==> flow/design.v <==
`timescale 1ns / 1ps
module PC(
    input clk,                  
    input rst,                  
    input load,                 
    input [15:0] data,          
    output reg [15:0] count     
);
    always @(posedge clk or posedge rst) begin
        if (rst) begin
            count <= 16'b0;     
        end else if (load) begin
            count <= data;      
        end else begin
            count <= count + 1;  
        end
    end
endmodule
module ControlUnit (
    input [3:0] opcode,       
    output reg mem_read,      
    output reg mem_write,     
    output reg reg_write,     
    output reg [3:0] alu_op,  
    output reg pc_write,      
    output reg branch_eq,     
    output reg branch_ne,     
    output reg imm_load       
);
    always @(*) begin
        mem_read = 0;
        mem_write = 0;
        reg_write = 0;
        alu_op = 4'b0000;
        pc_write = 0;
        branch_eq = 0;
        branch_ne = 0;
        imm_load = 0;
        case (opcode)
            4'b0000: begin  
                alu_op = 4'b0000;  
                reg_write = 1;
            end
            4'b0001: begin  
                alu_op = 4'b0001;  
                reg_write = 1;
            end
            4'b0010: begin  
                alu_op = 4'b0010;  
                reg_write = 1;
            end
            4'b0011: begin  
                alu_op = 4'b0011;  
                reg_write = 1;
            end
            4'b0100: begin  
                alu_op = 4'b0100;  
                reg_write = 1;
            end
            4'b0101: begin  
                alu_op = 4'b0101;  
                reg_write = 1;
            end
            4'b0110: begin  
                alu_op = 4'b0110;  
                reg_write = 1;
            end
            4'b0111: begin  
                alu_op = 4'b0111;  
                reg_write = 1;
            end
            4'b1000: begin  
                alu_op = 4'b1000;  
                mem_read = 1;
                reg_write = 1;
            end
            4'b1001: begin  
                alu_op = 4'b1001;  
                mem_write = 1;
            end
            4'b1010: begin  
                alu_op = 4'b1010;  
                reg_write = 1;
            end
            4'b1011: begin  
                imm_load = 1;
                reg_write = 1;
            end
            4'b1100: begin  
                alu_op = 4'b1100;  
                pc_write = 1;
            end
            4'b1101: begin  
                alu_op = 4'b1101;  
                branch_eq = 1;
            end
            4'b1110: begin  
                alu_op = 4'b1110;  
                branch_ne = 1;
            end
            4'b1111: begin  
            end
            default: begin
                alu_op = 4'b0000;
            end
        endcase
        if (mem_write) begin
            pc_write = 0;  
        end
        if (mem_read) begin
            pc_write = 0;  
        end
    end
endmodule
`timescale 1ns / 1ps
module RegisterFile(
    input clk,                      
    input rst,                      
    input [3:0] read_addr1,         
    input [3:0] read_addr2,         
    input [3:0] write_addr,         
    input [15:0] write_data,        
    input write_enable,             
    output reg [15:0] read_data1,   
    output reg [15:0] read_data2    
);
    reg [15:0] registers [0:15];
    always @(*) begin
        read_data1 = registers[read_addr1];
        read_data2 = registers[read_addr2];
    end
    always @(posedge clk or posedge rst) begin
        if (rst) begin
         integer i;
            for (i = 0; i < 16; i = i + 1) begin
                registers[i] <= 16'b0;
            end
        end else if (write_enable) begin
            registers[write_addr] <= write_data;
        end
    end
endmodule
`timescale 1ns / 1ps
module alu(
    input clk,                
    input rst,                
    input load,               
    input en,                 
    input wr_en,              
    input [3:0] OPsel,        
    input [15:0] A,           
    input [15:0] B,           
    output reg [15:0] result,  
    output reg Z,             
    output reg N,             
    output reg C,             
    output reg V,             
    output [15:0] pc_out,     
    output [15:0] mem_data,   
    output        mem_en,      
    output        mem_wr_en,   
    output [15:0] mem_addr,    
    output [15:0] mem_wr_data, 
    input  [15:0] mem_rd_data  
);
    reg pc_load;  
    PC pc_inst(
        .clk(clk),
        .rst(rst),
        .load(pc_load),
        .data(B),        
        .count(pc_out)   
    );
    reg [15:0] wr_data;  
    assign mem_en      = en;
    assign mem_wr_en   = wr_en;
    assign mem_addr    = B;        
    assign mem_wr_data = wr_data;
    assign mem_data    = mem_rd_data;  
    always @(*) begin
        result = 16'b0;
        wr_data = A;
        pc_load = 0;
        Z = 0;
        N = 0;
        C = 0;
        V = 0;
        case (OPsel)
            4'b0000: begin  
                {C, result} = A + B;                 
                V = (~A[15] & ~B[15] & result[15]) | (A[15] & B[15] & ~result[15]);  
            end
            4'b0001: begin  
                {C, result} = A - B;                 
                V = (A[15] & ~B[15] & ~result[15]) | (~A[15] & B[15] & result[15]);  
            end
            4'b0010: result = A * B;                 
            4'b0011: result = (B != 0) ? A / B : 16'b0;  
            4'b0100: result = A & B;                 
            4'b0101: result = A | B;                 
            4'b0110: result = A ^ B;                 
            4'b0111: result = ~A;                    
            4'b1000: result = mem_data;              
            4'b1001: wr_data = A;                    
            4'b1100: begin                           
                pc_load = 1;                         
            end
            4'b1101: begin                           
                if (!Z)
                    pc_load = 1;                     
            end
            4'b1110: begin                           
                if (Z)
                    pc_load = 1;                     
            end
            4'b1111: ;                               
            default: result = 16'b0;                 
        endcase
        Z = (result == 16'b0) ? 1'b1 : 1'b0;   
        N = result[15];                        
    end
endmodule
`timescale 1ns / 1ps
module Datapath(
    input clk,
    input rst,
    input [15:0] gpio_in,
    output [15:0] gpio_out,
    output [15:0] imem_addr,
    input  [15:0] imem_rdata,
    output        dmem_en,
    output        dmem_we,
    output [15:0] dmem_addr,
    output [15:0] dmem_wdata,
    input  [15:0] dmem_rdata
);
    wire [15:0] instruction;
    wire [3:0] opcode;
    wire [3:0] rs1, rs2, rd;
    wire [15:0] imm;
    wire [15:0] A, B;
    wire [15:0] alu_result;
    wire [15:0] mem_data;
    wire [15:0] pc_out;
    wire mem_read, mem_write, reg_write, pc_write, branch_eq, branch_ne, imm_load;
    wire [3:0] alu_op;
    PC pc_inst (
        .clk(clk),
        .rst(rst),
        .load(pc_write),
        .data(alu_result),    
        .count(pc_out)
    );
    assign imem_addr = pc_out;
    assign instruction = imem_rdata;
    assign opcode = instruction[15:12];
    assign rs1 = instruction[11:8];
    assign rs2 = instruction[7:4];
    assign rd = instruction[3:0];
    assign imm = instruction[7:0];  
    ControlUnit cu (
        .opcode(opcode),
        .mem_read(mem_read),
        .mem_write(mem_write),
        .reg_write(reg_write),
        .alu_op(alu_op),
        .pc_write(pc_write),
        .branch_eq(branch_eq),
        .branch_ne(branch_ne),
        .imm_load(imm_load)
    );
    RegisterFile rf (
        .clk(clk),
        .rst(rst),
        .read_addr1(rs1),
        .read_addr2(rs2),
        .write_addr(rd),
        .write_data(alu_result),    
        .write_enable(reg_write),
        .read_data1(A),
        .read_data2(B)
    );
    alu alu_inst (
        .clk(clk),
        .rst(rst),
        .load(pc_write),
        .en(mem_read | mem_write),
        .wr_en(mem_write),
        .OPsel(alu_op),
        .A(A),
        .B(B),
        .result(alu_result),
        .Z(),
        .N(),
        .C(),
        .V(),
        .pc_out(),      
        .mem_data(mem_data),
        .mem_en(dmem_en),
        .mem_wr_en(dmem_we),
        .mem_addr(dmem_addr),
        .mem_wr_data(dmem_wdata),
        .mem_rd_data(dmem_rdata)
    );
    assign gpio_out = A;   
endmodule
Reports on Datapath
What the tools print for Datapath, step after step.
Lines are those of the file above, counted from 1.
Operators carry their Yosys type and port widths (W data, S select, Z words).
Not given: -
- design top: Datapath
- clock: clk
- library: sky130hd
- library corner: tt_025C_1v80

Elaborated design
Source: Yosys, flattened and elaborated. Widths are those after wreduce. Registers that Yosys merges into a memory's read port (data or address) are not register bits. Print and check cells do not count. Equal cells are merged and count once.
Yosys's memory passes give these memory sizes; they may raise the number of words (mostly to a power of two), join words into wider ones and drop unused or constant bits.
- noted memories: 1
- input port bits: 50
- noted memory bits (read-only): 176
- noted cells after elaboration: 109
- output and inout bits at 66
- bits in registers at 272
- $add $sub $neg: 3
- noted multiplexer cells: 7
- div/mod/pow operators at 1
- reduce/logical cells: 21
- noted bitwise operators: 5
- noted $mul: 1
- noted equality and inequality tests: 53
- memories (memory ; depth ; width ; rd ports ; wr ports ; RTL line ; text):
    (no name shown) ; 16 ; 11 ; 1 ; 0 ; 39 ; case (opcode)
- operator list (cell ; count):
    $pmux W16 S16 ; 2
    $div A16 B16 Y16 ; 1
    $mul A16 B16 Y16 ; 1
    $pmux W16 S9 ; 1
    $eq A4 B4 Y1 const B ; 25
    $eq A4 B3 Y1 const B ; 16
    $reduce_and A2 Y1 ; 16
    $eq A4 B2 Y1 const B ; 8
    $mux W16 ; 2
    $add A16 B1 Y16 const B ; 1
    $add A16 B16 Y16 ; 1
    $sub A16 B16 Y16 ; 1
    $and A16 B16 Y16 ; 1
    $or A16 B16 Y16 ; 1
    $xor A16 B16 Y16 ; 1
    $not A16 Y16 ; 1
    $reduce_bool A16 Y1 ; 1
    $eq A4 B1 Y1 const B ; 4
    $logic_not A4 Y1 ; 4
    $mux W1 ; 2
    $or A1 B1 Y1 ; 1

Logic depth
Depth = most cells in a row (Yosys ltp): at word level without a register or memory, in the mapped netlist without a sequential cell, where the memories' decode and read muxes count.
- word-level depth: 6
- noted ABC_AREA: 0
- gate-level depth with buffers at 166
- noted depth with buffers taken out: 149

Mapped cells and area
The flow's flattened synthesis, as Yosys stat reports it; memories are mapped. The netlist is that of the ABC_AREA named above (0 if unset); the other value can give another one.
- chip area (Yosys) at 28294.6 µm²
- noted flip-flop cells: 272
- noted buffer cells: 230
- sequential part of the area at 6806.5 µm²
- noted cell count: 3449
- cells by type (cell type ; count ; area in all (µm²)):
    sky130_fd_sc_hd__dfrtp_1 ; 272 ; 6.81E+03
    sky130_fd_sc_hd__ha_1 ; 236 ; 2.95E+03
    sky130_fd_sc_hd__fa_1 ; 81 ; 1.62E+03
    sky130_fd_sc_hd__o21ai_0 ; 309 ; 1.55E+03
    sky130_fd_sc_hd__nand2_1 ; 400 ; 1501.44
    sky130_fd_sc_hd__a21oi_1 ; 224 ; 1.12E+03
    sky130_fd_sc_hd__nor2_1 ; 296 ; 1.11E+03
    sky130_fd_sc_hd__inv_1 ; 199 ; 746.966
    sky130_fd_sc_hd__xnor2_1 ; 75 ; 656.88
    sky130_fd_sc_hd__mux2i_1 ; 62 ; 620.595
    sky130_fd_sc_hd__mux2_2 ; 51 ; 574.301
    sky130_fd_sc_hd__clkbuf_1 ; 128 ; 480.461
    sky130_fd_sc_hd__o21a_1 ; 59 ; 442.925
    sky130_fd_sc_hd__nor3_1 ; 82 ; 410.394
    sky130_fd_sc_hd__nand3b_1 ; 52 ; 390.374
    sky130_fd_sc_hd__nand3_1 ; 67 ; 335.322
    sky130_fd_sc_hd__mux4_2 ; 14 ; 315.302
    sky130_fd_sc_hd__a22oi_1 ; 40 ; 300.288
Other cell types: 102; their cells: 802.
By module: a second synthesis without flattening, with its own total; a netlist apart from the flattened one above.
- cells (unflattened synthesis): 3343
- area (unflattened synthesis): 29793.6 µm²
Each row is one instance without its submodules.
- modules (module ; sequential area (µm²) ; cells ; area (µm²) ; instances):
    RegisterFile ; 6406.1 ; 1245 ; 14093.5 ; 1
    alu ; 0.0 ; 1899 ; 13849.5 ; 1
    PC ; 400.4 ; 91 ; 874.6 ; 2
    ControlUnit ; 0.0 ; 16 ; 95.1 ; 1
    Datapath ; 0.0 ; 1 ; 6.3 ; 1

Worst setup path after synthesis
Source: OpenSTA report_checks on the synthesized netlist (no wires, ideal clock, input and output delay 20% of the period each), path of least setup slack; recovery checks are left aside. Register names are those of the netlist, which keeps one name where synthesis merged equal registers.
- path kind: input to register
- start: input port imem_rdata[8]
- end: register rf.registers[11][0]
- time at the first pin at 9.000 ns
- period at 45.0 ns
- noted buffers on the path: 17
- required time at 44.865 ns
- data arrival time: 39.749 ns
- noted path delay: 30.884 ns
- noted path slack: 5.117 ns
- library setup time at 0.135 ns
- input delay: 9.000 ns
- stages on the path at 156
- synthesis period reached at 39.883 ns
"path delay" is the arrival time less input delay plus setup time.
"stages on the path" counts driving pins, that of a launching flip-flop among them; a cell with two outputs on the path counts twice.
"synthesis period reached" = period - worst setup slack (recovery checks aside). The figure is calculated, with input and output delays left at 20% of the set period.
The rows between start and end are the longest chain of elaborated cells between them; the timing report does not say that the signal goes this way. Where chains are equally long, one stands for them.
A line is the first line of the expression or statement that the cell stems from. Yosys adds cells for indexed reads and writes and turns some case tables into memories.
- cells stage by stage: sky130_fd_sc_hd__buf_2 > sky130_fd_sc_hd__buf_2 > sky130_fd_sc_hd__buf_4 > sky130_fd_sc_hd__buf_2 > sky130_fd_sc_hd__buf_2 > sky130_fd_sc_hd__buf_2 > sky130_fd_sc_hd__buf_2 > sky130_fd_sc_hd__a211oi_1 > sky130_fd_sc_hd__or3_1 > sky130_fd_sc_hd__o31ai_1 > sky130_fd_sc_hd__o32a_1 > sky130_fd_sc_hd__clkbuf_1 > sky130_fd_sc_hd__ha_1 > sky130_fd_sc_hd__inv_1 > sky130_fd_sc_hd__a21oi_1 > sky130_fd_sc_hd__ha_1 > sky130_fd_sc_hd__o21a_1 > sky130_fd_sc_hd__o21ai_1 > (+120 left out) > sky130_fd_sc_hd__and3_1 > sky130_fd_sc_hd__clkbuf_1 > sky130_fd_sc_hd__nand2_1 > sky130_fd_sc_hd__o21ai_0 > sky130_fd_sc_hd__ha_1 > sky130_fd_sc_hd__a21boi_0 > sky130_fd_sc_hd__o21a_1 > sky130_fd_sc_hd__o21a_1 > sky130_fd_sc_hd__o21a_1 > sky130_fd_sc_hd__o21ai_0 > sky130_fd_sc_hd__nand2b_1 > sky130_fd_sc_hd__a211oi_1 > sky130_fd_sc_hd__o21ai_0 > sky130_fd_sc_hd__a21oi_1 > sky130_fd_sc_hd__o21ai_0 > sky130_fd_sc_hd__a221oi_1 > sky130_fd_sc_hd__clkbuf_1 > sky130_fd_sc_hd__o21ai_0
- length of the longest elaborated chain: 5
- elaborated cells between the ends (all ways): 27
- noted RTL lines with such cells: 10
- those cells by class: add/sub: 2; mul: 1; div: 1; eq/ne: 15; mux: 3; logic: 4; reduce/logical: 1
- RTL lines, path after synthesis (element ; RTL line ; text):
    start: declaration ; 230 ; input  [15:0] imem_rdata,
    $eq A4 B4 Y1 ; 129 ; read_data1 = registers[read_addr1];
    $pmux W16 S16 ; 129 ;
    $div A16 B16 Y16 ; 198 ; 4'b0011: result = (B != 0) ? A / B : 16'b0;
    $mux W16 ; 198 ;
    $pmux W16 S9 ; 188 ; case (OPsel)
    end: assignment ; 136 ; registers[i] <= 16'b0;
    end: assignment ; 139 ; registers[write_addr] <= write_data;
    end: declaration ; 127 ; reg [15:0] registers [0:15];
Nets of the timed path that keep an RTL name, with a line that drives or declares them; the list need not be complete.
- named nets, after synthesis (net ; RTL line):
    dmem_wdata[15] ; 129

Path in the finished layout
From the final timing report of run 1: the path of least setup slack in the routed layout; clock arrival at registers is part of the times.
- path kind: input to register
- start: input port imem_rdata[5]
- end: register rf.registers[9][0]
- time at the first pin at 8.72 ns
- data arrival time: 42.15 ns
- noted buffers on the path: 15
- input delay: 8.72 ns
- required time at 44.01 ns
- library setup time at 0.15 ns
- stages on the path at 155
- period at 43.6 ns
- noted path slack: 1.86 ns
The rows between start and end are the longest chain of elaborated cells between them; the timing report does not say that the signal goes this way. Where chains are equally long, one stands for them.
- cells stage by stage: sky130_fd_sc_hd__buf_6 > sky130_fd_sc_hd__buf_4 > sky130_fd_sc_hd__or2_2 > sky130_fd_sc_hd__o32ai_1 > sky130_fd_sc_hd__o21ai_0 > sky130_fd_sc_hd__a31o_1 > sky130_fd_sc_hd__inv_4 > sky130_fd_sc_hd__nor4_4 > sky130_fd_sc_hd__nand2_1 > sky130_fd_sc_hd__nor3_1 > sky130_fd_sc_hd__a21oi_1 > sky130_fd_sc_hd__a21oi_1 > sky130_fd_sc_hd__ha_1 > sky130_fd_sc_hd__o21a_1 > sky130_fd_sc_hd__or2_2 > sky130_fd_sc_hd__or4_1 > sky130_fd_sc_hd__and3_2 > sky130_fd_sc_hd__inv_1 > (+119 left out) > sky130_fd_sc_hd__a21oi_1 > sky130_fd_sc_hd__o21ai_1 > sky130_fd_sc_hd__a211oi_1 > sky130_fd_sc_hd__o211ai_1 > sky130_fd_sc_hd__and3_1 > sky130_fd_sc_hd__buf_4 > sky130_fd_sc_hd__mux2_2 > sky130_fd_sc_hd__ha_1 > sky130_fd_sc_hd__o21a_1 > sky130_fd_sc_hd__o21ai_0 > sky130_fd_sc_hd__nand2b_1 > sky130_fd_sc_hd__a211oi_1 > sky130_fd_sc_hd__o21ai_0 > sky130_fd_sc_hd__a21oi_1 > sky130_fd_sc_hd__o21ai_0 > sky130_fd_sc_hd__a221oi_1 > sky130_fd_sc_hd__buf_4 > sky130_fd_sc_hd__o21ai_0
- length of the longest elaborated chain: 5
- elaborated cells between the ends (all ways): 27
- noted RTL lines with such cells: 9
- those cells by class: add/sub: 2; mul: 1; div: 1; eq/ne: 15; mux: 3; logic: 3; reduce/logical: 2
- RTL lines, path post-layout (element ; RTL line ; text):
    start: declaration ; 230 ; input  [15:0] imem_rdata,
    $eq A4 B4 Y1 ; 130 ; read_data2 = registers[read_addr2];
    $pmux W16 S16 ; 130 ;
    $div A16 B16 Y16 ; 198 ; 4'b0011: result = (B != 0) ? A / B : 16'b0;
    $mux W16 ; 198 ;
    $pmux W16 S9 ; 188 ; case (OPsel)
    end: assignment ; 136 ; registers[i] <= 16'b0;
    end: assignment ; 139 ; registers[write_addr] <= write_data;
    end: declaration ; 127 ; reg [15:0] registers [0:15];

Module Datapath, platform sky130hd: 3 stored runs of the flow (Yosys, OpenROAD) with differing settings, in no particular order. Input and output delays are each 20% of the period that was set; the output load is 0.01 pF.
"period reached" means the clock period less the worst setup slack. The figure is calculated, with input and output delays left at 20% of the set period.
"allowed time less slack (worst setup path)" means the part of the period allowed to the worst setup path (the constraints hold back 20% at inputs and 20% at outputs) less its slack; where the path has registers, the arrival times of their clocks count too.

Run 1

==> flow/run.sh <==
#!/bin/bash
# the make line also repeats the synthesis and layout settings of config.mk as NAME=value (left out here)
make -C /OpenROAD-flow-scripts/flow DESIGN_CONFIG=/design/flow/config.mk WORK_HOME=/design/flow/orfs CLKGATE_MAP_FILE= finish
==> flow/config.mk <==
export PLATFORM = sky130hd
export DESIGN_NAME = Datapath
export DESIGN_NICKNAME = Datapath
export VERILOG_FILES = /design/flow/design.v
export SDC_FILE = /design/flow/constraint.sdc
export NUM_CORES = 4
export LEC_CHECK = 0
export CAP_MARGIN = 20
export CORE_MARGIN = 2
export CORE_UTILIZATION = 33
export SLEW_MARGIN = 20
==> flow/constraint.sdc <==
create_clock -name core_clock -period 43.6 [get_ports {clk}]
set_input_delay 8.7200 -clock core_clock [delete_from_list [all_inputs] [get_ports {clk}]]
set_output_delay 8.7200 -clock core_clock [all_outputs]
set_load 0.01 [all_outputs]

Measured in run 1:
- noted the allowed time less slack (worst setup path): 33.02 ns
- class of the worst setup path: input to register
- chip area after synthesis (Yosys) at 28294.6 µm²
- utilization of the finished layout: 37.5%
- final setup TNS: 0.000 ns
- period reached: 41.741 ns
- noted the worst setup slack after layout: 1.859 ns
- worst hold slack in the final report at 0.506 ns
- overall die area at 88099.1 µm²
- standard-cell area after routing at 31856.8 µm²

Run 2

==> flow/run.sh <==
#!/bin/bash
# the make line also repeats the synthesis and layout settings of config.mk as NAME=value (left out here)
make -C /OpenROAD-flow-scripts/flow DESIGN_CONFIG=/design/flow/config.mk WORK_HOME=/design/flow/orfs CLKGATE_MAP_FILE= finish
==> flow/config.mk <==
export PLATFORM = sky130hd
export DESIGN_NAME = Datapath
export DESIGN_NICKNAME = Datapath
export VERILOG_FILES = /design/flow/design.v
export SDC_FILE = /design/flow/constraint.sdc
export NUM_CORES = 4
export LEC_CHECK = 0
export CAP_MARGIN = 20
export CORE_MARGIN = 2
export CORE_UTILIZATION = 40
export CTS_CLUSTER_SIZE = 74
export GPL_TIMING_DRIVEN = 0
export PLACE_DENSITY_LB_ADDON = 0.24
export SLEW_MARGIN = 20
==> flow/constraint.sdc <==
create_clock -name core_clock -period 45.0 [get_ports {clk}]
set_input_delay 9.0000 -clock core_clock [delete_from_list [all_inputs] [get_ports {clk}]]
set_output_delay 9.0000 -clock core_clock [all_outputs]
set_load 0.01 [all_outputs]

Measured in run 2:
- final setup TNS: 0.000 ns
- worst hold slack in the final report at 0.512 ns
- overall die area at 72881.1 µm²
- noted the worst setup slack after layout: 1.335 ns
- noted the allowed time less slack (worst setup path): 34.66 ns
- class of the worst setup path: input to register
- chip area after synthesis (Yosys) at 28294.6 µm²
- utilization of the finished layout: 46.0%
- period reached: 43.665 ns
- standard-cell area after routing at 32237.2 µm²

Run 3

==> flow/run.sh <==
#!/bin/bash
# the make line also repeats the synthesis and layout settings of config.mk as NAME=value (left out here)
make -C /OpenROAD-flow-scripts/flow DESIGN_CONFIG=/design/flow/config.mk WORK_HOME=/design/flow/orfs CLKGATE_MAP_FILE= finish
==> flow/config.mk <==
export PLATFORM = sky130hd
export DESIGN_NAME = Datapath
export DESIGN_NICKNAME = Datapath
export VERILOG_FILES = /design/flow/design.v
export SDC_FILE = /design/flow/constraint.sdc
export NUM_CORES = 4
export LEC_CHECK = 0
export CAP_MARGIN = 15
export CORE_MARGIN = 2
export CORE_UTILIZATION = 43
export CTS_CLUSTER_SIZE = 26
export PLACE_DENSITY_LB_ADDON = 0.11
export SETUP_SLACK_MARGIN = -1.18
export SLEW_MARGIN = 20
==> flow/constraint.sdc <==
create_clock -name core_clock -period 42.2 [get_ports {clk}]
set_input_delay 8.4400 -clock core_clock [delete_from_list [all_inputs] [get_ports {clk}]]
set_output_delay 8.4400 -clock core_clock [all_outputs]
set_load 0.01 [all_outputs]

Measured in run 3:
- period reached: 41.176 ns
- chip area after synthesis (Yosys) at 28294.6 µm²
- noted the worst setup slack after layout: 1.024 ns
- standard-cell area after routing at 31725.4 µm²
- overall die area at 67868.1 µm²
- utilization of the finished layout: 48.5%
- final setup TNS: 0.000 ns
- worst hold slack in the final report at 0.505 ns
- noted the allowed time less slack (worst setup path): 32.74 ns
- class of the worst setup path: input to register
